==> flow/design.v <==
module clk_div(
    input clk,
    input rst,
    output reg tick_1hz
    );
    parameter CLK_FREQ = 1000; 
    reg [31:0] cnt; 
    always @(posedge clk or posedge rst) begin
        if (rst) begin
            cnt <= 0;
            tick_1hz <= 0;
        end 
        else begin
            if (cnt >= CLK_FREQ - 1) begin
                cnt <= 0;
                tick_1hz <= 1;
            end 
            else begin
                cnt <= cnt + 1;
                tick_1hz <= 0; 
            end
        end
    end
endmodule
module time_counter(
    input clk,
    input rst,
    input tick_1hz,
    input adjust,    
    input up,        
    input up_ten,    
    output reg [3:0] cur_h_ten, cur_h_one,
    output reg [3:0] cur_m_ten, cur_m_one,
    output reg [3:0] cur_s_ten, cur_s_one,
    output reg [1:0] adjust_mode,
    output reg led4, led6, led8
    );
    reg prev_adjust, prev_up, prev_up_ten;
    wire adjust_pulse, up_pulse, up_ten_pulse;
    always @(posedge clk) begin
        prev_adjust <= adjust;
        prev_up     <= up;
        prev_up_ten <= up_ten;
    end
    assign adjust_pulse = adjust & (~prev_adjust);
    assign up_pulse     = up & (~prev_up);
    assign up_ten_pulse = up_ten & (~prev_up_ten);
    always @(posedge clk or posedge rst) begin
        if(rst) adjust_mode <= 0;
        else if(adjust_pulse) begin
            if(adjust_mode >= 3) adjust_mode <= 0;
            else adjust_mode <= adjust_mode + 1;
        end
    end
    always @(*) begin
        case(adjust_mode)
            2'd0: {led4, led6, led8} = 3'b111;  
            2'd1: {led4, led6, led8} = 3'b001;  
            2'd2: {led4, led6, led8} = 3'b010;  
            2'd3: {led4, led6, led8} = 3'b100;  
            default: {led4, led6, led8} = 3'b111;
        endcase
    end
    always @(posedge clk or posedge rst) begin
        if(rst) begin
            {cur_h_ten, cur_h_one} <= 0;
            {cur_m_ten, cur_m_one} <= 0;
            {cur_s_ten, cur_s_one} <= 0;
        end
        else begin
            if(adjust_mode == 0 && tick_1hz) begin
                if(cur_s_one == 9) begin
                    cur_s_one <= 0;
                    if(cur_s_ten == 5) begin
                        cur_s_ten <= 0;
                        if(cur_m_one == 9) begin
                            cur_m_one <= 0;
                            if(cur_m_ten == 5) begin
                                cur_m_ten <= 0;
                                if(cur_h_ten == 2 && cur_h_one == 3) begin
                                    cur_h_ten <= 0; cur_h_one <= 0;
                                end else if(cur_h_one == 9) begin
                                    cur_h_one <= 0; cur_h_ten <= cur_h_ten + 1;
                                end else begin
                                    cur_h_one <= cur_h_one + 1;
                                end
                            end else cur_m_ten <= cur_m_ten + 1;
                        end else cur_m_one <= cur_m_one + 1;
                    end else cur_s_ten <= cur_s_ten + 1;
                end else cur_s_one <= cur_s_one + 1;
            end
            else if(up_pulse) begin
                case(adjust_mode)
                    2'd1: begin  
                        if(cur_s_one == 9) begin
                             cur_s_one <= 0;
                             if(cur_s_ten == 5) cur_s_ten <= 0;
                              else cur_s_ten <= cur_s_ten + 1;
                        end else cur_s_one <= cur_s_one + 1;
                    end
                    2'd2: begin  
                        if(cur_m_one == 9) begin
                             cur_m_one <= 0;
                             if(cur_m_ten == 5) cur_m_ten <= 0; 
                             else cur_m_ten <= cur_m_ten + 1;
                        end else cur_m_one <= cur_m_one + 1;
                    end
                    2'd3: begin  
                        if(cur_h_ten == 2 && cur_h_one == 3) begin
                            cur_h_ten <= 0; cur_h_one <= 0;
                        end else if(cur_h_one == 9) begin
                            cur_h_one <= 0; cur_h_ten <= cur_h_ten + 1;
                        end else begin
                            cur_h_one <= cur_h_one + 1;
                        end
                    end
                endcase
            end
            else if(up_ten_pulse) begin
                case(adjust_mode)
                    2'd1: begin 
                        if(cur_s_ten >= 5) cur_s_ten <= 0;
                        else cur_s_ten <= cur_s_ten + 1;
                    end
                    2'd2: begin 
                        if(cur_m_ten >= 5) cur_m_ten <= 0;
                        else cur_m_ten <= cur_m_ten + 1;
                    end
                    2'd3: begin 
                        if(cur_h_ten == 2) begin
                            cur_h_ten <= 0;
                            cur_h_one <= cur_h_one + 6;
                        end
                        else if(cur_h_ten == 1 && cur_h_one >= 4) begin
                            cur_h_ten <= 0;
                            cur_h_one <= cur_h_one - 4;
                        end
                        else begin
                            cur_h_ten <= cur_h_ten + 1;
                        end
                    end
                endcase
            end
        end
    end
endmodule
module time_converter(
    input [3:0] h_ten, h_one, 
    input world_clock, h24,
    input usa, england, spain,
    output reg [3:0] disp_h_ten, disp_h_one,
    output reg am, pm
    );
    integer k_time;  
    integer w_time;  
    always @(*) begin
        k_time = h_ten * 10 + h_one;
        w_time = k_time; 
        if (world_clock) begin
            if (usa) begin      
                w_time = k_time - 14;
                if (w_time < 0) w_time = w_time + 24; 
            end
            else if (england) begin 
                w_time = k_time - 9;
                if (w_time < 0) w_time = w_time + 24;
            end
            else if (spain) begin   
                w_time = k_time - 8;
                if (w_time < 0) w_time = w_time + 24;
            end
        end
        am = 0; 
        pm = 0;
        if (h24 || world_clock) begin
        end
        else begin
            if (w_time < 12) begin
                am = 1; pm = 0;
                if (w_time == 0) w_time = 12;
            end
            else begin
                am = 0; pm = 1;
                if (w_time > 12) w_time = w_time - 12;
            end
        end
        disp_h_ten = w_time / 10;
        disp_h_one = w_time % 10;
    end
endmodule
module stopwatch(
    input clk, rst,
    input enable_mode, 
    input btn_start,
    input btn_reset,
    output reg [3:0] m_ten, m_one,
    output reg [3:0] s_ten, s_one,
    output reg [3:0] ms_ten, ms_one,
    output reg [3:0] lap_m10, lap_m1,
    output reg [3:0] lap_s10, lap_s1,
    output reg [3:0] lap_ms10, lap_ms1
    );
reg [18:0] cnt_div;
    wire tick_10ms;
    assign tick_10ms = (cnt_div == 10 - 1);
    always @(posedge clk or posedge rst) begin
        if(rst) cnt_div <= 0;
        else if(tick_10ms) cnt_div <= 0;
        else cnt_div <= cnt_div + 1;
    end
    reg prev_start, prev_reset;
    wire start_pulse = btn_start & ~prev_start;
    wire reset_pulse = btn_reset & ~prev_reset;
    always @(posedge clk) begin
        prev_start <= btn_start;
        prev_reset <= btn_reset;
    end
    reg running; 
    always @(posedge clk or posedge rst) begin
        if(rst) begin
            {m_ten, m_one, s_ten, s_one, ms_ten, ms_one} <= 0;
            {lap_m10, lap_m1, lap_s10, lap_s1, lap_ms10, lap_ms1} <= 0;
            running <= 0;
        end
        else if(enable_mode) begin 
            if(start_pulse) begin
                running <= ~running;
                if (running) begin
                    lap_m10 <= m_ten; lap_m1 <= m_one;
                    lap_s10 <= s_ten; lap_s1 <= s_one;
                    lap_ms10 <= ms_ten; lap_ms1 <= ms_one;
                end
            end
            if(reset_pulse) begin
                running <= 0;
                {m_ten, m_one, s_ten, s_one, ms_ten, ms_one} <= 0;
                {lap_m10, lap_m1, lap_s10, lap_s1, lap_ms10, lap_ms1} <= 0;
            end
            if(running && tick_10ms) begin
                if(ms_one == 9) begin
                    ms_one <= 0;
                    if(ms_ten == 9) begin
                        ms_ten <= 0;
                        if(s_one == 9) begin
                            s_one <= 0;
                            if(s_ten == 5) begin
                                s_ten <= 0;
                                if(m_one == 9) begin
                                    m_one <= 0;
                                    if(m_ten == 5) m_ten <= 0;
                                    else m_ten <= m_ten + 1;
                                end else m_one <= m_one + 1;
                            end else s_ten <= s_ten + 1;
                        end else s_one <= s_one + 1;
                    end else ms_ten <= ms_ten + 1;
                end else ms_one <= ms_one + 1;
            end
        end
    end
endmodule
module timer(
    input clk, rst,
    input enable_mode,
    input btn_start,
    input btn_min,
    input btn_sec,
    input btn_clear,
    input btn_stop_alarm,
    output reg [3:0] tm_m10, tm_m1,
    output reg [3:0] tm_s10, tm_s1,
    output reg [3:0] set_m10, set_m1,
    output reg [3:0] set_s10, set_s1,
    output reg alarm_on
    );
    reg [31:0] cnt;
    wire tick_1hz;
    parameter CLK_FREQ = 1000;
    assign tick_1hz = (cnt == CLK_FREQ - 1);
    always @(posedge clk or posedge rst) begin
        if(rst) cnt <= 0;
        else if(cnt >= CLK_FREQ - 1) cnt <= 0; 
        else cnt <= cnt + 1;
    end
    reg prev_start, prev_min, prev_sec, prev_clear, prev_stop;
    wire start_pulse = btn_start & ~prev_start;
    wire min_pulse   = btn_min   & ~prev_min;
    wire sec_pulse   = btn_sec   & ~prev_sec;
    wire clear_pulse = btn_clear & ~prev_clear;
    wire stop_pulse  = btn_stop_alarm & ~prev_stop;
    always @(posedge clk) begin
        prev_start <= btn_start; prev_min <= btn_min; prev_sec <= btn_sec;
        prev_clear <= btn_clear; prev_stop <= btn_stop_alarm;
    end
    reg running; 
    wire is_zero = (tm_m10==0 && tm_m1==0 && tm_s10==0 && tm_s1==0);
    always @(posedge clk or posedge rst) begin
        if(rst) begin
            {tm_m10, tm_m1, tm_s10, tm_s1} <= 0;
            {set_m10, set_m1, set_s10, set_s1} <= 0;
            running <= 0; alarm_on <= 0;
        end
        else if(enable_mode) begin
            if (alarm_on && stop_pulse) begin 
                alarm_on <= 0; 
                running <= 0; 
            end
            else if (clear_pulse) begin
                {tm_m10, tm_m1, tm_s10, tm_s1} <= 0;
                {set_m10, set_m1, set_s10, set_s1} <= 0;
                running <= 0; alarm_on <= 0;
            end
            else if(!running && !alarm_on) begin
                if(min_pulse) begin 
                    if(tm_m1 == 9) begin 
                        tm_m1<=0; tm_m10<=tm_m10+1; 
                        set_m1<=0; set_m10<=set_m10+1; 
                    end 
                    else begin 
                        tm_m1 <= tm_m1 + 1;
                        set_m1 <= set_m1 + 1;          
                    end
                end
                if(sec_pulse) begin 
                    if(tm_s10 == 5) begin
                        tm_s10 <= 0; 
                        set_s10 <= 0;                  
                    end 
                    else begin
                        tm_s10 <= tm_s10 + 1;
                        set_s10 <= set_s10 + 1;        
                    end
                    tm_s1 <= 0; set_s1 <= 0; 
                end
            end
            if(start_pulse && !alarm_on && !is_zero) running <= ~running;
            if(running && tick_1hz) begin
                if(is_zero) begin 
                    running <= 0; 
                    alarm_on <= 1; 
                end
                else begin
                    if(tm_s1 == 0) begin
                        tm_s1 <= 9;
                        if(tm_s10 == 0) begin
                            tm_s10 <= 5;
                            if(tm_m1 == 0) begin
                                tm_m1 <= 9;
                                if(tm_m10 > 0) tm_m10 <= tm_m10 - 1;
                            end else tm_m1 <= tm_m1 - 1;
                        end else tm_s10 <= tm_s10 - 1;
                    end else tm_s1 <= tm_s1 - 1;
                end
            end
        end
        else begin 
            alarm_on <= 0; 
            running <= 0; 
        end
    end
endmodule
module alarm(
    input clk, rst,
    input enable_set,
    input btn_min,
    input btn_hour,
    input btn_stop,
    input btn_toggle,
    input btn_clear,
    input [3:0] cur_h_ten, cur_h_one,
    input [3:0] cur_m_ten, cur_m_one,
    input [3:0] cur_s_ten, cur_s_one,
    output reg [3:0] al_h_ten, al_h_one,
    output reg [3:0] al_m_ten, al_m_one,
    output reg alarm_trigger, 
    output reg alarm_enabled  
    );
    reg prev_min, prev_hour, prev_stop, prev_toggle, prev_clear;
    wire min_pulse    = btn_min    & ~prev_min;
    wire hour_pulse   = btn_hour   & ~prev_hour;
    wire stop_pulse   = btn_stop   & ~prev_stop;
    wire toggle_pulse = btn_toggle & ~prev_toggle;
    wire clear_pulse  = btn_clear  & ~prev_clear;
    always @(posedge clk) begin
        prev_min    <= btn_min;
        prev_hour   <= btn_hour;
        prev_stop   <= btn_stop;
        prev_toggle <= btn_toggle;
        prev_clear  <= btn_clear;
    end
    always @(posedge clk or posedge rst) begin
        if(rst) begin
            {al_h_ten, al_h_one, al_m_ten, al_m_one} <= 0;
            alarm_enabled <= 0; 
        end
        else begin
            if (toggle_pulse) alarm_enabled <= ~alarm_enabled;
            if(enable_set) begin
                if(clear_pulse) begin
                    {al_h_ten, al_h_one, al_m_ten, al_m_one} <= 0;
                end
                if(min_pulse) begin 
                    if(al_m_one == 9) begin al_m_one <= 0;
                    if(al_m_ten == 5) al_m_ten <= 0; 
                    else al_m_ten <= al_m_ten + 1; end 
                    else al_m_one <= al_m_one + 1;
                end
                if(hour_pulse) begin 
                     if(al_h_ten == 2 && al_h_one == 3) begin al_h_ten <= 0;
                     al_h_one <= 0; end 
                     else if(al_h_one == 9) begin al_h_one <= 0;
                     al_h_ten <= al_h_ten + 1; end 
                     else al_h_one <= al_h_one + 1;
                end
            end
        end
    end
    reg is_ringing; 
    always @(posedge clk or posedge rst) begin
        if (rst) is_ringing <= 0;
        else begin
            if (!alarm_enabled || (is_ringing && stop_pulse)) is_ringing <= 0;
            else if (alarm_enabled && !enable_set && !is_ringing) begin
                if ({cur_h_ten, cur_h_one, cur_m_ten, cur_m_one} == {al_h_ten, al_h_one, al_m_ten, al_m_one} &&
                    cur_s_ten == 0 && cur_s_one == 0) is_ringing <= 1; 
            end
        end
    end
    always @(*) alarm_trigger = is_ringing;
endmodule
module display_controller(
    input clk,
    input rst, 
    input [3:0] h_ten, h_one, 
    input [3:0] m_ten, m_one, 
    input [3:0] s_ten, s_one,
    input world_clock, use_alarm,
    input usa, england, spain,
    output reg [7:0] seg_com,  
    output reg [7:0] seg_data, 
    output reg [7:0] seg7
    );
    reg [19:0] seg_clk_div;
    wire seg_scan_clk;
    assign seg_scan_clk = seg_clk_div[1]; 
    always @(posedge clk or posedge rst) begin
        if (rst) seg_clk_div <= 0;
        else seg_clk_div <= seg_clk_div + 1;
    end
    reg [2:0] seg_scan_cnt;
    wire seg_scan_en = (seg_clk_div[1:0] == 2'b01);
    always @(posedge clk or posedge rst) begin
        if (rst) seg_scan_cnt <= 0;
        else if (seg_scan_en) begin
            if (seg_scan_cnt == 5) seg_scan_cnt <= 0;
            else seg_scan_cnt <= seg_scan_cnt + 1;
        end
    end
    reg [3:0] current_digit;
    always @(*) begin
        seg_data = 8'b1111_1111; 
        case (seg_scan_cnt)
            3'd0: begin
                seg_com = 8'b1101_1111; 
                current_digit = h_ten;
            end
            3'd1: begin
                seg_com = 8'b1110_1111;
                current_digit = h_one;
            end
            3'd2: begin
                seg_com = 8'b1111_0111;
                current_digit = m_ten;
            end
            3'd3: begin
                seg_com = 8'b1111_1011; 
                current_digit = m_one;
            end
            3'd4: begin
                seg_com = 8'b1111_1101; 
                current_digit = s_ten;
            end
            3'd5: begin
                seg_com = 8'b1111_1110; 
                current_digit = s_one;
            end
            default: begin
                seg_com = 8'b1111_1111;
                current_digit = 4'd0;
            end
        endcase
        case (current_digit)
            4'h0: seg_data[6:0] = ~7'b100_0000;
            4'h1: seg_data[6:0] = ~7'b111_1001;
            4'h2: seg_data[6:0] = ~7'b010_0100;
            4'h3: seg_data[6:0] = ~7'b011_0000;
            4'h4: seg_data[6:0] = ~7'b001_1001;
            4'h5: seg_data[6:0] = ~7'b001_0010;
            4'h6: seg_data[6:0] = ~7'b000_0010;
            4'h7: seg_data[6:0] = ~7'b111_1000;
            4'h8: seg_data[6:0] = ~7'b000_0000;
            4'h9: seg_data[6:0] = ~7'b001_0000;
            default: seg_data[6:0] = 7'b000_0000;
        endcase
        if (seg_scan_cnt == 3'd1 || seg_scan_cnt == 3'd3) 
             seg_data[7] = 1'b1;
        else 
             seg_data[7] = 1'b0;
    end 
    always @(posedge clk or posedge rst) begin
        if(rst) seg7 <= 8'b0000_0000; 
        else begin
            if(world_clock) begin
                if(usa)      
                    seg7 <= 8'b0011_1110; 
                else if(england) 
                    seg7 <= 8'b0111_1001; 
                else if(spain)   
                    seg7 <= 8'b0110_1101; 
                else 
                    seg7 <= 8'b0000_0000; 
            end
            else 
                seg7 <= 8'b0000_0000;
        end
    end
endmodule
module lcd_controller(
    input clk, rst,     
    input h24, world_clock,
    input sw_stopwatch, sw_timer, sw_alarm_set,
    input alarm_enabled,
    input usa, england, spain, 
    input [3:0] stp_m10, stp_m1, stp_s10, stp_s1, stp_ms10, stp_ms1,
    input [3:0] set_m10, set_m1, set_s10, set_s1,
    input [3:0] al_h10, al_h1, al_m10, al_m1,
    output reg LCD_RS, LCD_RW, LCD_E,
    output reg [7:0] LCD_DATA
    );
    reg [31:0] lcd_clk_div;
    wire lcd_tick;
    assign lcd_tick = (lcd_clk_div == 3 - 1);
    always @(posedge clk or posedge rst) begin
        if (rst) lcd_clk_div <= 0;
        else if (lcd_tick) lcd_clk_div <= 0;
        else lcd_clk_div <= lcd_clk_div + 1;
    end
    always @(posedge clk or posedge rst) begin
        if (rst) LCD_E <= 0;
        else if (lcd_clk_div < 1) LCD_E <= 1; 
        else LCD_E <= 0;
    end
    reg [7:0] lcd_state;
    reg [7:0] lcd_data_reg;
    reg lcd_rs_reg;
    reg [4:0] char_idx; 
    always @(posedge clk or posedge rst) begin
        if (rst) begin
            lcd_state <= 0;
            LCD_RW <= 0; LCD_RS <= 0; LCD_DATA <= 8'h00;
            char_idx <= 0;
            lcd_rs_reg <= 0; lcd_data_reg <= 8'h00;
        end 
        else begin
            if (lcd_tick) begin 
                case (lcd_state)
                    0:  begin lcd_rs_reg <= 0; lcd_data_reg <= 8'h38; lcd_state <= 1; end 
                    1:  begin lcd_state <= 2; end 
                    2:  begin lcd_rs_reg <= 0; lcd_data_reg <= 8'h38; lcd_state <= 3; end 
                    3:  begin lcd_state <= 4; end
                    4:  begin lcd_rs_reg <= 0; lcd_data_reg <= 8'h0C; lcd_state <= 5; end 
                    5:  begin lcd_state <= 6; end
                    6:  begin lcd_rs_reg <= 0; lcd_data_reg <= 8'h01; lcd_state <= 7; end 
                    7:  begin lcd_state <= 8; end
                    8:  begin lcd_rs_reg <= 0; lcd_data_reg <= 8'h06; lcd_state <= 9; end 
                    9:  begin lcd_state <= 10; end
                    10: begin lcd_rs_reg <= 0; lcd_data_reg <= 8'h80; char_idx <= 0; lcd_state <= 11; end 
                    11: begin 
                        lcd_rs_reg <= 1;
                        if (sw_stopwatch) begin
                            case(char_idx)
                                0: lcd_data_reg <= "M"; 1: lcd_data_reg <= "O"; 2: lcd_data_reg <= "D"; 3: lcd_data_reg <= "E";
                                4: lcd_data_reg <= " "; 5: lcd_data_reg <= ":"; 6: lcd_data_reg <= " ";
                                7: lcd_data_reg <= "S"; 8: lcd_data_reg <= "T"; 9: lcd_data_reg <= "O"; 10: lcd_data_reg <= "P"; 
                                11: lcd_data_reg <= "W"; 12: lcd_data_reg <= "A"; 13: lcd_data_reg <= "T"; 14: lcd_data_reg <= "C"; 15: lcd_data_reg <= "H";
                            endcase
                        end
                        else if (sw_timer) begin
                            case(char_idx)
                                0: lcd_data_reg <= "M"; 1: lcd_data_reg <= "O"; 2: lcd_data_reg <= "D"; 3: lcd_data_reg <= "E";
                                4: lcd_data_reg <= " "; 5: lcd_data_reg <= ":"; 6: lcd_data_reg <= " ";
                                7: lcd_data_reg <= "T"; 8: lcd_data_reg <= "I"; 9: lcd_data_reg <= "M"; 10: lcd_data_reg <= "E"; 
                                11: lcd_data_reg <= "R"; 12: lcd_data_reg <= " "; 13: lcd_data_reg <= " "; 14: lcd_data_reg <= " "; 15: lcd_data_reg <= " ";
                            endcase
                        end
                        else if (sw_alarm_set) begin
                            case(char_idx)
                                0: lcd_data_reg <= "A"; 1: lcd_data_reg <= "L"; 2: lcd_data_reg <= "A"; 3: lcd_data_reg <= "R"; 
                                4: lcd_data_reg <= "M"; 5: lcd_data_reg <= " "; 6: lcd_data_reg <= "S"; 7: lcd_data_reg <= "E"; 
                                8: lcd_data_reg <= "T"; 9: lcd_data_reg <= " "; 10: lcd_data_reg <= ":"; 11: lcd_data_reg <= " "; 
                                12: lcd_data_reg <= (alarm_enabled) ? "O" : "O";
                                13: lcd_data_reg <= (alarm_enabled) ? "N" : "F";
                                14: lcd_data_reg <= (alarm_enabled) ? " " : "F";
                                15: lcd_data_reg <= " ";
                            endcase
                        end
                        else begin
                            case(char_idx)
                                0: lcd_data_reg <= "M"; 1: lcd_data_reg <= "O"; 2: lcd_data_reg <= "D"; 3: lcd_data_reg <= "E";
                                4: lcd_data_reg <= " "; 5: lcd_data_reg <= ":"; 6: lcd_data_reg <= " ";
                                7: lcd_data_reg <= (h24) ? "2" : "1";
                                8: lcd_data_reg <= (h24) ? "4" : "2"; 
                                9: lcd_data_reg <= "H"; 
                                10: lcd_data_reg <= " "; 11: lcd_data_reg <= "T"; 12: lcd_data_reg <= "Y"; 13: lcd_data_reg <= "P"; 14: lcd_data_reg <= "E"; 15: lcd_data_reg <= " ";
                            endcase
                        end
                        if(char_idx < 15) char_idx <= char_idx + 1;
                        else lcd_state <= 12;
                    end
                    12: begin lcd_rs_reg <= 0; lcd_data_reg <= 8'hC0; char_idx <= 0; lcd_state <= 13; end 
                    13: begin
                        lcd_rs_reg <= 1;
                        if (sw_stopwatch) begin
                            case(char_idx)
                                0: lcd_data_reg <= "L"; 1: lcd_data_reg <= "A"; 2: lcd_data_reg <= "P"; 
                                3: lcd_data_reg <= " "; 4: lcd_data_reg <= ":"; 5: lcd_data_reg <= " ";
                                6: lcd_data_reg <= stp_m10 + "0"; 7: lcd_data_reg <= stp_m1 + "0";
                                8: lcd_data_reg <= ":";  
                                9: lcd_data_reg <= stp_s10 + "0"; 10: lcd_data_reg <= stp_s1 + "0";
                                11: lcd_data_reg <= ":";  
                                12: lcd_data_reg <= stp_ms10 + "0"; 13: lcd_data_reg <= stp_ms1 + "0";
                                14: lcd_data_reg <= " "; 15: lcd_data_reg <= " ";
                            endcase
                        end
                        else if (sw_timer) begin
                            case(char_idx)
                                0: lcd_data_reg <= "S"; 1: lcd_data_reg <= "E"; 2: lcd_data_reg <= "T"; 
                                3: lcd_data_reg <= " "; 4: lcd_data_reg <= ":"; 5: lcd_data_reg <= " ";
                                6: lcd_data_reg <= set_m10 + "0"; 7: lcd_data_reg <= set_m1 + "0";
                                8: lcd_data_reg <= ":";
                                9: lcd_data_reg <= set_s10 + "0"; 10: lcd_data_reg <= set_s1 + "0";
                                default: lcd_data_reg <= " "; 
                            endcase
                        end
                        else if (sw_alarm_set) begin
                            case(char_idx)
                                0: lcd_data_reg <= "T"; 1: lcd_data_reg <= "I"; 2: lcd_data_reg <= "M"; 3: lcd_data_reg <= "E"; 
                                4: lcd_data_reg <= " "; 5: lcd_data_reg <= ":"; 6: lcd_data_reg <= " ";
                                7: lcd_data_reg <= al_h10 + "0"; 8: lcd_data_reg <= al_h1 + "0";
                                9: lcd_data_reg <= ":";
                                10: lcd_data_reg <= al_m10 + "0"; 11: lcd_data_reg <= al_m1 + "0";
                                default: lcd_data_reg <= " ";
                            endcase
                        end
                        else begin
                            case(char_idx)
                                0: lcd_data_reg <= "Z"; 1: lcd_data_reg <= "O"; 2: lcd_data_reg <= "N"; 3: lcd_data_reg <= "E";
                                4: lcd_data_reg <= " "; 5: lcd_data_reg <= ":"; 6: lcd_data_reg <= " ";
                                default: begin
                                    if (world_clock && usa) begin
                                        case(char_idx)
                                            7: lcd_data_reg <= "U"; 8: lcd_data_reg <= "S"; 9: lcd_data_reg <= "A"; 10: lcd_data_reg <= " "; 
                                            11: lcd_data_reg <= "("; 12: lcd_data_reg <= "N"; 13: lcd_data_reg <= "Y"; 14: lcd_data_reg <= ")"; 15: lcd_data_reg <= " ";
                                        endcase
                                    end
                                    else if (world_clock && england) begin
                                        case(char_idx)
                                            7: lcd_data_reg <= "U"; 8: lcd_data_reg <= "K"; 9: lcd_data_reg <= " "; 10: lcd_data_reg <= "("; 
                                            11: lcd_data_reg <= "L"; 12: lcd_data_reg <= "O"; 13: lcd_data_reg <= "N"; 14: lcd_data_reg <= ")"; 15: lcd_data_reg <= " ";
                                        endcase
                                    end
                                    else if (world_clock && spain) begin
                                        case(char_idx)
                                            7: lcd_data_reg <= "S"; 8: lcd_data_reg <= "P"; 9: lcd_data_reg <= "A"; 10: lcd_data_reg <= "I"; 
                                            11: lcd_data_reg <= "N"; 12: lcd_data_reg <= " "; 13: lcd_data_reg <= " "; 14: lcd_data_reg <= " "; 15: lcd_data_reg <= " ";
                                        endcase
                                    end
                                    else begin
                                        case(char_idx)
                                            7: lcd_data_reg <= "K"; 8: lcd_data_reg <= "O"; 9: lcd_data_reg <= "R"; 10: lcd_data_reg <= "E"; 
                                            11: lcd_data_reg <= "A"; 12: lcd_data_reg <= " "; 13: lcd_data_reg <= " "; 14: lcd_data_reg <= " "; 15: lcd_data_reg <= " ";
                                        endcase
                                    end
                                end
                            endcase
                        end
                        if(char_idx < 15) char_idx <= char_idx + 1; 
                        else lcd_state <= 14; 
                    end
                    14: begin lcd_rs_reg <= 0; lcd_data_reg <= 8'h02; lcd_state <= 15; end 
                    15: begin lcd_state <= 10; end 
                    default: lcd_state <= 0;
                endcase
                LCD_RS <= lcd_rs_reg;
                LCD_DATA <= lcd_data_reg;
                LCD_RW <= 0; 
            end
        end
    end
endmodule
module clock(
    input clk,
    input rst,
    input adjust, up, up_ten,
    input h24, world_clock,
    input usa, england, spain,
    input sw_stopwatch,
    input sw_timer,
    input sw_alarm_set,
    input btn_stp_start,
    input btn_stp_reset,
    input btn_alarm_toggle,
    input btn_alarm_stop,
    output [7:0] seg_data, seg_com, seg7,
    output am, pm,
    output led4, led6, led8, 
    output LCD_RS, LCD_RW, LCD_E,
    output [7:0] LCD_DATA,
    output [3:0] rgb_r,
    output piezo_out 
    );
    wire tick_1hz;
    wire [1:0] adjust_mode;
    wire [3:0] cur_h_ten, cur_h_one, cur_m_ten, cur_m_one, cur_s_ten, cur_s_one;
    wire [3:0] disp_h_ten, disp_h_one; 
    wire [3:0] stp_m10, stp_m1, stp_s10, stp_s1, stp_ms10, stp_ms1;
    wire [3:0] stp_run_m10, stp_run_m1, stp_run_s10, stp_run_s1, stp_run_ms10, stp_run_ms1;
    wire [3:0] stp_lap_m10, stp_lap_m1, stp_lap_s10, stp_lap_s1, stp_lap_ms10, stp_lap_ms1;
    wire [3:0] tm_m10, tm_m1, tm_s10, tm_s1;
    wire [3:0] tm_set_m10, tm_set_m1, tm_set_s10, tm_set_s1;
    wire timer_alarm_on; 
    wire [3:0] al_h10, al_h1, al_m10, al_m1;
    wire real_alarm_trig; 
    wire alarm_is_on;     
    reg [3:0] final_h_ten, final_h_one, final_m_ten, final_m_one, final_s_ten, final_s_one;
    clk_div u_clk_div( .clk(clk), .rst(rst), .tick_1hz(tick_1hz) );
    time_counter u_counter(
        .clk(clk), .rst(rst), .tick_1hz(tick_1hz),
        .adjust( adjust & ~sw_stopwatch & ~sw_timer & ~sw_alarm_set ), 
        .up(     up     & ~sw_stopwatch & ~sw_timer & ~sw_alarm_set ), 
        .up_ten( up_ten & ~sw_stopwatch & ~sw_timer & ~sw_alarm_set ),
        .cur_h_ten(cur_h_ten), .cur_h_one(cur_h_one),
        .cur_m_ten(cur_m_ten), .cur_m_one(cur_m_one),
        .cur_s_ten(cur_s_ten), .cur_s_one(cur_s_one),
        .adjust_mode(adjust_mode),
        .led4(led4), .led6(led6), .led8(led8) 
    );
    time_converter u_converter(
        .h_ten(cur_h_ten), .h_one(cur_h_one),
        .world_clock(world_clock), .h24(h24),
        .usa(usa), .england(england), .spain(spain),
        .disp_h_ten(disp_h_ten), .disp_h_one(disp_h_one),
        .am(am), .pm(pm)
    );
    stopwatch u_stopwatch(
        .clk(clk), .rst(rst),
        .enable_mode(sw_stopwatch),
        .btn_start(btn_stp_start), .btn_reset(btn_stp_reset),
        .m_ten(stp_run_m10), .m_one(stp_run_m1),
        .s_ten(stp_run_s10), .s_one(stp_run_s1),
        .ms_ten(stp_run_ms10), .ms_one(stp_run_ms1),
        .lap_m10(stp_lap_m10), .lap_m1(stp_lap_m1),
        .lap_s10(stp_lap_s10), .lap_s1(stp_lap_s1),
        .lap_ms10(stp_lap_ms10), .lap_ms1(stp_lap_ms1)
    );
   timer u_timer(
        .clk(clk), .rst(rst),
        .enable_mode(sw_timer),
        .btn_start(adjust),
        .btn_min(up_ten),
        .btn_sec(up),
        .btn_clear(btn_stp_reset),
        .btn_stop_alarm(btn_alarm_stop),
        .tm_m10(tm_m10), .tm_m1(tm_m1), 
        .tm_s10(tm_s10), .tm_s1(tm_s1),
        .set_m10(tm_set_m10), .set_m1(tm_set_m1), 
        .set_s10(tm_set_s10),
        .set_s1(tm_set_s1),
        .alarm_on(timer_alarm_on)
    );
    alarm u_alarm(
        .clk(clk), .rst(rst),
        .enable_set(sw_alarm_set), 
        .btn_min(up),              
        .btn_hour(up_ten),         
        .btn_stop(btn_alarm_stop),     
        .btn_toggle(btn_alarm_toggle), 
        .btn_clear(btn_stp_reset),     
        .cur_h_ten(cur_h_ten), .cur_h_one(cur_h_one),
        .cur_m_ten(cur_m_ten), .cur_m_one(cur_m_one),
        .cur_s_ten(cur_s_ten), .cur_s_one(cur_s_one),
        .al_h_ten(al_h10), .al_h_one(al_h1),
        .al_m_ten(al_m10), .al_m_one(al_m1),
        .alarm_trigger(real_alarm_trig),
        .alarm_enabled(alarm_is_on) 
    );
    always @(*) begin
        if (sw_stopwatch) begin 
            final_h_ten = stp_run_m10;  final_h_one = stp_run_m1;
            final_m_ten = stp_run_s10;  final_m_one = stp_run_s1;
            final_s_ten = stp_run_ms10; final_s_one = stp_run_ms1;
        end
        else if (sw_timer) begin
            final_h_ten = 0;        final_h_one = 0;
            final_m_ten = tm_m10;   final_m_one = tm_m1;
            final_s_ten = tm_s10;   final_s_one = tm_s1;
        end
        else if (sw_alarm_set) begin
            final_h_ten = al_h10;   final_h_one = al_h1; 
            final_m_ten = al_m10;   final_m_one = al_m1;
            final_s_ten = 0;        final_s_one = 0;
        end
        else begin
            final_h_ten = disp_h_ten; final_h_one = disp_h_one;
            final_m_ten = cur_m_ten;  final_m_one = cur_m_one;
            final_s_ten = cur_s_ten;  final_s_one = cur_s_one;
        end
    end
    reg [15:0] piezo_cnt;
    reg piezo_wave;
    always @(posedge clk or posedge rst) begin
        if(rst) begin piezo_cnt <= 0; piezo_wave <= 0; end
        else begin
            piezo_wave <= ~piezo_wave; 
        end
    end
    assign piezo_out = (timer_alarm_on | real_alarm_trig) ? piezo_wave : 1'b0;
    reg [8:0] blink_cnt; 
    always @(posedge clk or posedge rst) begin
        if(rst) blink_cnt <= 0; else blink_cnt <= blink_cnt + 1;
    end
    wire blink_sig = blink_cnt[8]; 
    wire blink_red = (timer_alarm_on | real_alarm_trig) ? blink_sig : 1'b0; 
    assign rgb_r = {blink_red, blink_red, blink_red, blink_red}; 
    display_controller u_display(
        .clk(clk), .rst(rst),
        .h_ten(final_h_ten), .h_one(final_h_one),
        .m_ten(final_m_ten), .m_one(final_m_one),
        .s_ten(final_s_ten), .s_one(final_s_one),
        .world_clock(world_clock), .use_alarm(1'b0),
        .usa(usa), .england(england), .spain(spain),
        .seg_com(seg_com), .seg_data(seg_data), .seg7(seg7)
    );
    lcd_controller u_lcd(
        .clk(clk), .rst(rst),
        .h24(h24), .world_clock(world_clock),
        .sw_stopwatch(sw_stopwatch),
        .sw_timer(sw_timer),
        .sw_alarm_set(sw_alarm_set), 
        .alarm_enabled(alarm_is_on), 
        .usa(usa), .england(england), .spain(spain),
        .stp_m10(stp_lap_m10), .stp_m1(stp_lap_m1),
        .stp_s10(stp_lap_s10), .stp_s1(stp_lap_s1),
        .stp_ms10(stp_lap_ms10), .stp_ms1(stp_lap_ms1),
        .set_m10(tm_set_m10), .set_m1(tm_set_m1),
        .set_s10(tm_set_s10), .set_s1(tm_set_s1),
        .al_h10(al_h10), .al_h1(al_h1),
        .al_m10(al_m10), .al_m1(al_m1),
        .LCD_RS(LCD_RS), .LCD_RW(LCD_RW),
        .LCD_E(LCD_E), .LCD_DATA(LCD_DATA)
    );
endmodule
# Tool chain data of clock
# Tool output for the design above, in the order of the flow.
# Lines are those of the file above, counted from 1.
# Operators: Yosys type, input widths -> output width; for muxes data width and select width s.
# Library cell names are shortened.
design:
  top: "clock"
  clock_port: "clk"
  library: "sky130hd"
  corner: "tt_025C_1v80"

# Word-level counts
# Counts by Yosys on the flattened word-level netlist (proc, flatten, opt, wreduce; memories kept). Register bits leave out memories and registers merged into their read ports (data or address). Print and check cells are left out. Cells with the same type and inputs are merged into one.
# Memory sizes are those after Yosys's memory passes, which may raise the word count (mostly to a power of two), join words into wider ones and drop unused or constant bits.
bits:
  out_inout_bits: 45
  mem_count: 1
  inputBits: 17
  word_cells: 631
  ff_bits: 326
  rom_bits: 112
classes:
  muxes: 269
  multipliers: 1
  div_mod_pow: 2
  compare: 14
  bitwise: 38
  addsub: 59
  eq_ne: 85
  n_reduce_logical: 99
memory_table:
  columns: ["name", "size", "width", "read_ports", "wr", "line_no", "rtl"]
  rows:
  - ["(no name shown)", 16, 7, 1, 0, 491, "case (current_digit)"]
op_table:
  columns: ["op", "count"]
  rows:
  - ["$mux 4", 189]
  - ["$mux 32", 14]
  - ["$pmux 8 s9", 3]
  - ["$pmux 8 s12", 2]
  - ["$pmux 8 s8", 3]
  - ["$div 32x5->32 const B", 1]
  - ["$mod 32x5->32 const B", 1]
  - ["$pmux 8 s6", 3]
  - ["$lt 32x1->1 const B", 4]
  - ["$sub 32x5->32 const B", 4]
  - ["$pmux 8 s15", 1]
  - ["$mux 8", 14]
  - ["$pmux 8 s13", 1]
  - ["$add 4x6->7 const B", 14]
  - ["$add 32x1->32 const B", 3]
  - ["$add 32x6->32 const B", 3]
  - ["$add 4x1->4 const B", 22]
  - ["$pmux 8 s11", 1]
  - ["$ge 32x10->1 const B", 2]
  - ["$eq 8x4->1 const B", 8]
  - ["$eq 4x4->1 const B", 10]
  - ["$eq 5x4->1 const B", 8]
  - ["$pmux 6 s6", 1]
  - ["$ne 16x16->1 const B", 2]
  - ["$eq 32x10->1 const B", 1]
  - ["$eq 32x2->1 const B", 1]
  - ["$add 32x4->32", 1]
  - ["$gt 32x5->1 const B", 1]
# Not listed: further kinds 78, cells in them 249.

# Logic depth
# Longest topological path by Yosys (ltp), each cell counted once; first at word level (registers and memories cut), then after technology mapping (sequential cells cut; the memories' decode and read muxes count).
logic_depth:
  ltp_word: 18
  abc_area: 1
  depth_mapped: 86
  mapped_depth_nobuf: 86

# Netlist
# The flow's flattened synthesis, as Yosys stat reports it; memories are mapped. The netlist is that of the ABC_AREA named above (0 if unset); the other value can give another one.
# Totals and module areas in this step are rounded.
by_type:
  columns: ["cell", "count", "area_total_um2"]
  rows:
  - ["dfrtp_1", 298, 7.46E+03]
  - ["nand2_1", 582, 2.18E+03]
  - ["inv_1", 476, 1.79E+03]
  - ["nand3_1", 239, 1.2E+03]
  - ["nor2_1", 311, 1167.37]
  - ["ha_1", 82, 1.03E+03]
  - ["o21ai_0", 179, 895.859]
  - ["a21oi_1", 117, 585.562]
  - ["xor2_1", 43, 376.611]
  - ["nand4_1", 57, 356.592]
  - ["nor3_1", 66, 330.317]
  - ["nor4_1", 44, 275.264]
  - ["o22ai_1", 41, 256.496]
  - ["nand2_2", 35, 218.96]
  - ["dfxtp_1", 10, 200.192]
  - ["nand3_2", 19, 190.182]
  - ["xnor2_1", 21, 183.926]
  - ["clkbuf_1", 47, 176.419]
# Other cell types: 53; their cells: 273.
synth_totals:
  synth_area_um2: 21000
  cells: 2940
  sequential_area_um2: 7700
  ffs: 309

# Path before layout
# Path of least setup slack by OpenSTA after synthesis, without wires, with an ideal clock, recovery checks aside; 20% of the period is set as input and as output delay. Where synthesis merged equal registers, the netlist keeps one of their names.
synth_path:
  path_kind: "input to output"
  from: "in england"
  to: "out seg_data[3]"
  arrival_ns: 10.803
  input_delay_ns: 4.000
  t_first_pin_ns: 4.000
  path_delay_ns: 6.803
  tclk_ns: 20.0
  setup_slack_ns: 5.197
  required_time_ns: 16.000
  stages: 65
  synth_period_reached_ns: 14.803
# "path_delay_ns" is the arrival time less input delay plus setup time.
# At an output port there is no setup time.
# "stages": output pins that drive a net of the path, with the launching flip-flop's if there is one; two outputs of one cell count as two.
# "synth_period_reached_ns" = period - worst setup slack (recovery checks aside). The figure is calculated, with input and output delays left at 20% of the set period.
# The rows between start and end are the longest chain of elaborated cells between them; the timing report does not say that the signal goes this way. Where chains are equally long, one stands for them.
# Each line given opens the expression or statement behind the cell; cells for indexed reads and writes are added by Yosys, which also makes memories of some case tables.
# A memory read counts as a cell of the chain, while the word-level depth stops at memories.
synth_between:
  cell_sequence: "clkbuf_1 clkbuf_1 nand2_1 xor2_1 nand2_1 o221ai_1 inv_1 ha_1 inv_1 nor2_1 nand3_1 nor3_2 nor2_2 nand2_1 nand2_2 buf_6 xor2_2 or2_1 [... 29 more ...] o21ai_2 o21ai_4 nand2_4 inv_2 ha_1 a21oi_1 o21ai_0 o211ai_1 o21ai_0 a21oi_1 nand2_1 inv_1 ha_1 inv_1 nand2_1 nand2_1 nand3_1 nand2_1"
  elab_chain_cells: 13
  cells_between: 21
  cone_lines: 14
  cone_classes: "1 x add/sub; 2 x div; 2 x compare; 14 x mux; 1 x reduce/logical; 1 x memory"
synth_lines:
  columns: ["element", "line_no", "rtl"]
  rows:
  - ["from (decl)", 705, "input usa, england, spain,"]
  - ["$mux 32", 164, "else if (england) begin"]
  - ["$mux 32", 160, "if (usa) begin"]
  - ["$mux 32", 159, "if (world_clock) begin"]
  - ["$sub 32x5->32", 184, "if (w_time > 12) w_time = w_time - 12;"]
  - ["$mux 32", 184, null]
  - ["$mux 32", 178, "if (w_time < 12) begin"]
  - ["$mux 32", 175, "if (h24 || world_clock) begin"]
  - ["$mod 32x5->32", 188, "disp_h_one = w_time % 10;"]
  - ["$mux 4", 807, "else if (sw_alarm_set) begin"]
  - ["$mux 4", 802, "else if (sw_timer) begin"]
  - ["$mux 4", 797, "if (sw_stopwatch) begin"]
  - ["$pmux 4 s6", 461, "case (seg_scan_cnt)"]
  - ["$mem_v2 16x7", 491, "case (current_digit)"]
  - ["to (decl)", 713, "output [7:0] seg_data, seg_com, seg7,"]

# Path in the finished layout
# From the final timing report of flow run 1: the path of least setup slack in the routed layout; clock arrival at registers is part of the times.
layout_path:
  path_kind: "register to output"
  from: "reg u_counter.cur_h_ten[1]"
  to: "out seg_data[4]"
  t_first_pin_ns: 0.64
  tclk_ns: 13.3
  setup_slack_ns: 0.28
  arrival_ns: 10.36
  stages: 78
  required_time_ns: 10.64
# The rows between start and end are the longest chain of elaborated cells between them; the timing report does not say that the signal goes this way. Where chains are equally long, one stands for them.
# A memory read counts as a cell of the chain, while the word-level depth stops at memories.
# A register here has more assigning lines than the two given.
layout_between:
  cell_sequence: "dfrtp_2 ha_4 ha_4 inv_2 fa_2 nand3_2 nand2_4 ha_4 nand2_4 nor2_4 nand2_2 inv_2 ha_4 inv_6 nand3_4 nor2_4 nand2_2 a21oi_2 [... 42 more ...] nand3_2 nor2_4 nand2_4 inv_4 ha_4 a21oi_4 o21ai_2 o211ai_1 o21ai_1 a21oi_2 nand2_2 buf_4 ha_1 nand2_1 nand2_1 nand3_1 nand2_2 buf_2"
  elab_chain_cells: 19
  cells_between: 36
  cone_lines: 22
  cone_classes: "8 x add/sub; 1 x mul; 2 x div; 5 x compare; 18 x mux; 1 x reduce/logical; 1 x memory"
layout_lines:
  columns: ["element", "line_no", "rtl"]
  rows:
  - ["from (decl)", 32, "output reg [3:0] cur_h_ten, cur_h_one,"]
  - ["from (assign)", 81, "cur_h_ten <= 0; cur_h_one <= 0;"]
  - ["from (assign)", 139, "cur_h_ten <= cur_h_ten + 1;"]
  - ["$mul 4x3->7", 157, "k_time = h_ten * 10 + h_one;"]
  - ["$add 32x4->32", 157, null]
  - ["$sub 32x5->32", 169, "w_time = k_time - 8;"]
  - ["$lt 32x1->1", 170, "if (w_time < 0) w_time = w_time + 24;"]
  - ["$mux 32", 170, null]
  - ["$mux 32", 168, "else if (spain) begin"]
  - ["$mux 32", 164, "else if (england) begin"]
  - ["[... 5 more ...]", null, null]
  - ["$mux 32", 175, "if (h24 || world_clock) begin"]
  - ["$mod 32x5->32", 188, "disp_h_one = w_time % 10;"]
  - ["$mux 4", 807, "else if (sw_alarm_set) begin"]
  - ["$mux 4", 802, "else if (sw_timer) begin"]
  - ["$mux 4", 797, "if (sw_stopwatch) begin"]
  - ["$pmux 4 s6", 461, "case (seg_scan_cnt)"]
  - ["$mem_v2 16x7", 491, "case (current_digit)"]
  - ["to (decl)", 713, "output [7:0] seg_data, seg_com, seg7,"]

FLOW RESULTS
============

Measured data: module clock, platform sky130hd, 2 stored runs of the flow under differing settings, order arbitrary. Input and output delays are each 20% of the period that was set; the output load is 0.01 pF.
"timing.achieved_period_ns" is the run's clock period less its worst setup slack. It is reckoned from that one timing run; input and output delays stay at 20% of the period that was set.
"worstPathTime_ns" means the part of the period allowed to the worst setup path (the constraints hold back 20% at inputs and 20% at outputs) less its slack; where the path has registers, the arrival times of their clocks count too.
The results are shown rounded.

--- flow run 1 ---
==> flow/run.sh <==
#!/bin/bash
# the make line also repeats the synthesis and layout settings of config.mk as NAME=value (left out here)
make -C /OpenROAD-flow-scripts/flow DESIGN_CONFIG=/design/flow/config.mk WORK_HOME=/design/flow/orfs CLKGATE_MAP_FILE= finish
==> flow/config.mk <==
export PLATFORM = sky130hd
export DESIGN_NAME = clock
export DESIGN_NICKNAME = clock
export VERILOG_FILES = /design/flow/design.v
export SDC_FILE = /design/flow/constraint.sdc
export NUM_CORES = 4
export LEC_CHECK = 0
export ABC_AREA = 1
export CAP_MARGIN = 20
export CORE_ASPECT_RATIO = 0.69
export CORE_MARGIN = 5
export CORE_UTILIZATION = 17
export CTS_CLUSTER_DIAMETER = 95
export CTS_CLUSTER_SIZE = 32
export GPL_ROUTABILITY_DRIVEN = 1
export GPL_TIMING_DRIVEN = 0
export MAX_ROUTING_LAYER = met4
export MIN_ROUTING_LAYER = met2
export PLACE_DENSITY_LB_ADDON = 0.06
export SETUP_SLACK_MARGIN = 0.77
export SLEW_MARGIN = 30
==> flow/constraint.sdc <==
create_clock -name core_clock -period 13.3 [get_ports {clk}]
set_input_delay 2.6600 -clock core_clock [delete_from_list [all_inputs] [get_ports {clk}]]
set_output_delay 2.6600 -clock core_clock [all_outputs]
set_load 0.01 [all_outputs]

==> results, as YAML <==
results:
  post_synth_area_um2: 21000
  final_die_area_um2: 130000
  layout_utilization_frac: 0.22
  worstSetupSlack_ns: 0.28
  fin_tns_ns: 0.000
  timing.achieved_period_ns: 13.020
  worstPathTime_ns: 10.36
  worstPathKind: "register to output"

--- flow run 2 ---
==> flow/run.sh <==
#!/bin/bash
# the make line also repeats the synthesis and layout settings of config.mk as NAME=value (left out here)
make -C /OpenROAD-flow-scripts/flow DESIGN_CONFIG=/design/flow/config.mk WORK_HOME=/design/flow/orfs CLKGATE_MAP_FILE= finish
==> flow/config.mk <==
export PLATFORM = sky130hd
export DESIGN_NAME = clock
export DESIGN_NICKNAME = clock
export VERILOG_FILES = /design/flow/design.v
export SDC_FILE = /design/flow/constraint.sdc
export NUM_CORES = 4
export LEC_CHECK = 0
export CAP_MARGIN = 20
export CORE_MARGIN = 2
export CORE_UTILIZATION = 68
export HOLD_SLACK_MARGIN = 0.16
export SLEW_MARGIN = 20
==> flow/constraint.sdc <==
create_clock -name core_clock -period 20.0 [get_ports {clk}]
set_input_delay 4.0000 -clock core_clock [delete_from_list [all_inputs] [get_ports {clk}]]
set_output_delay 4.0000 -clock core_clock [all_outputs]
set_load 0.01 [all_outputs]

==> results, as YAML <==
results:
  post_synth_area_um2: 21000
  final_die_area_um2: 32000
  layout_utilization_frac: 0.76
  worstSetupSlack_ns: 1.7
  fin_tns_ns: 0.000
  timing.achieved_period_ns: 18.342
  worstPathTime_ns: 10.34
  worstPathKind: "input to output"
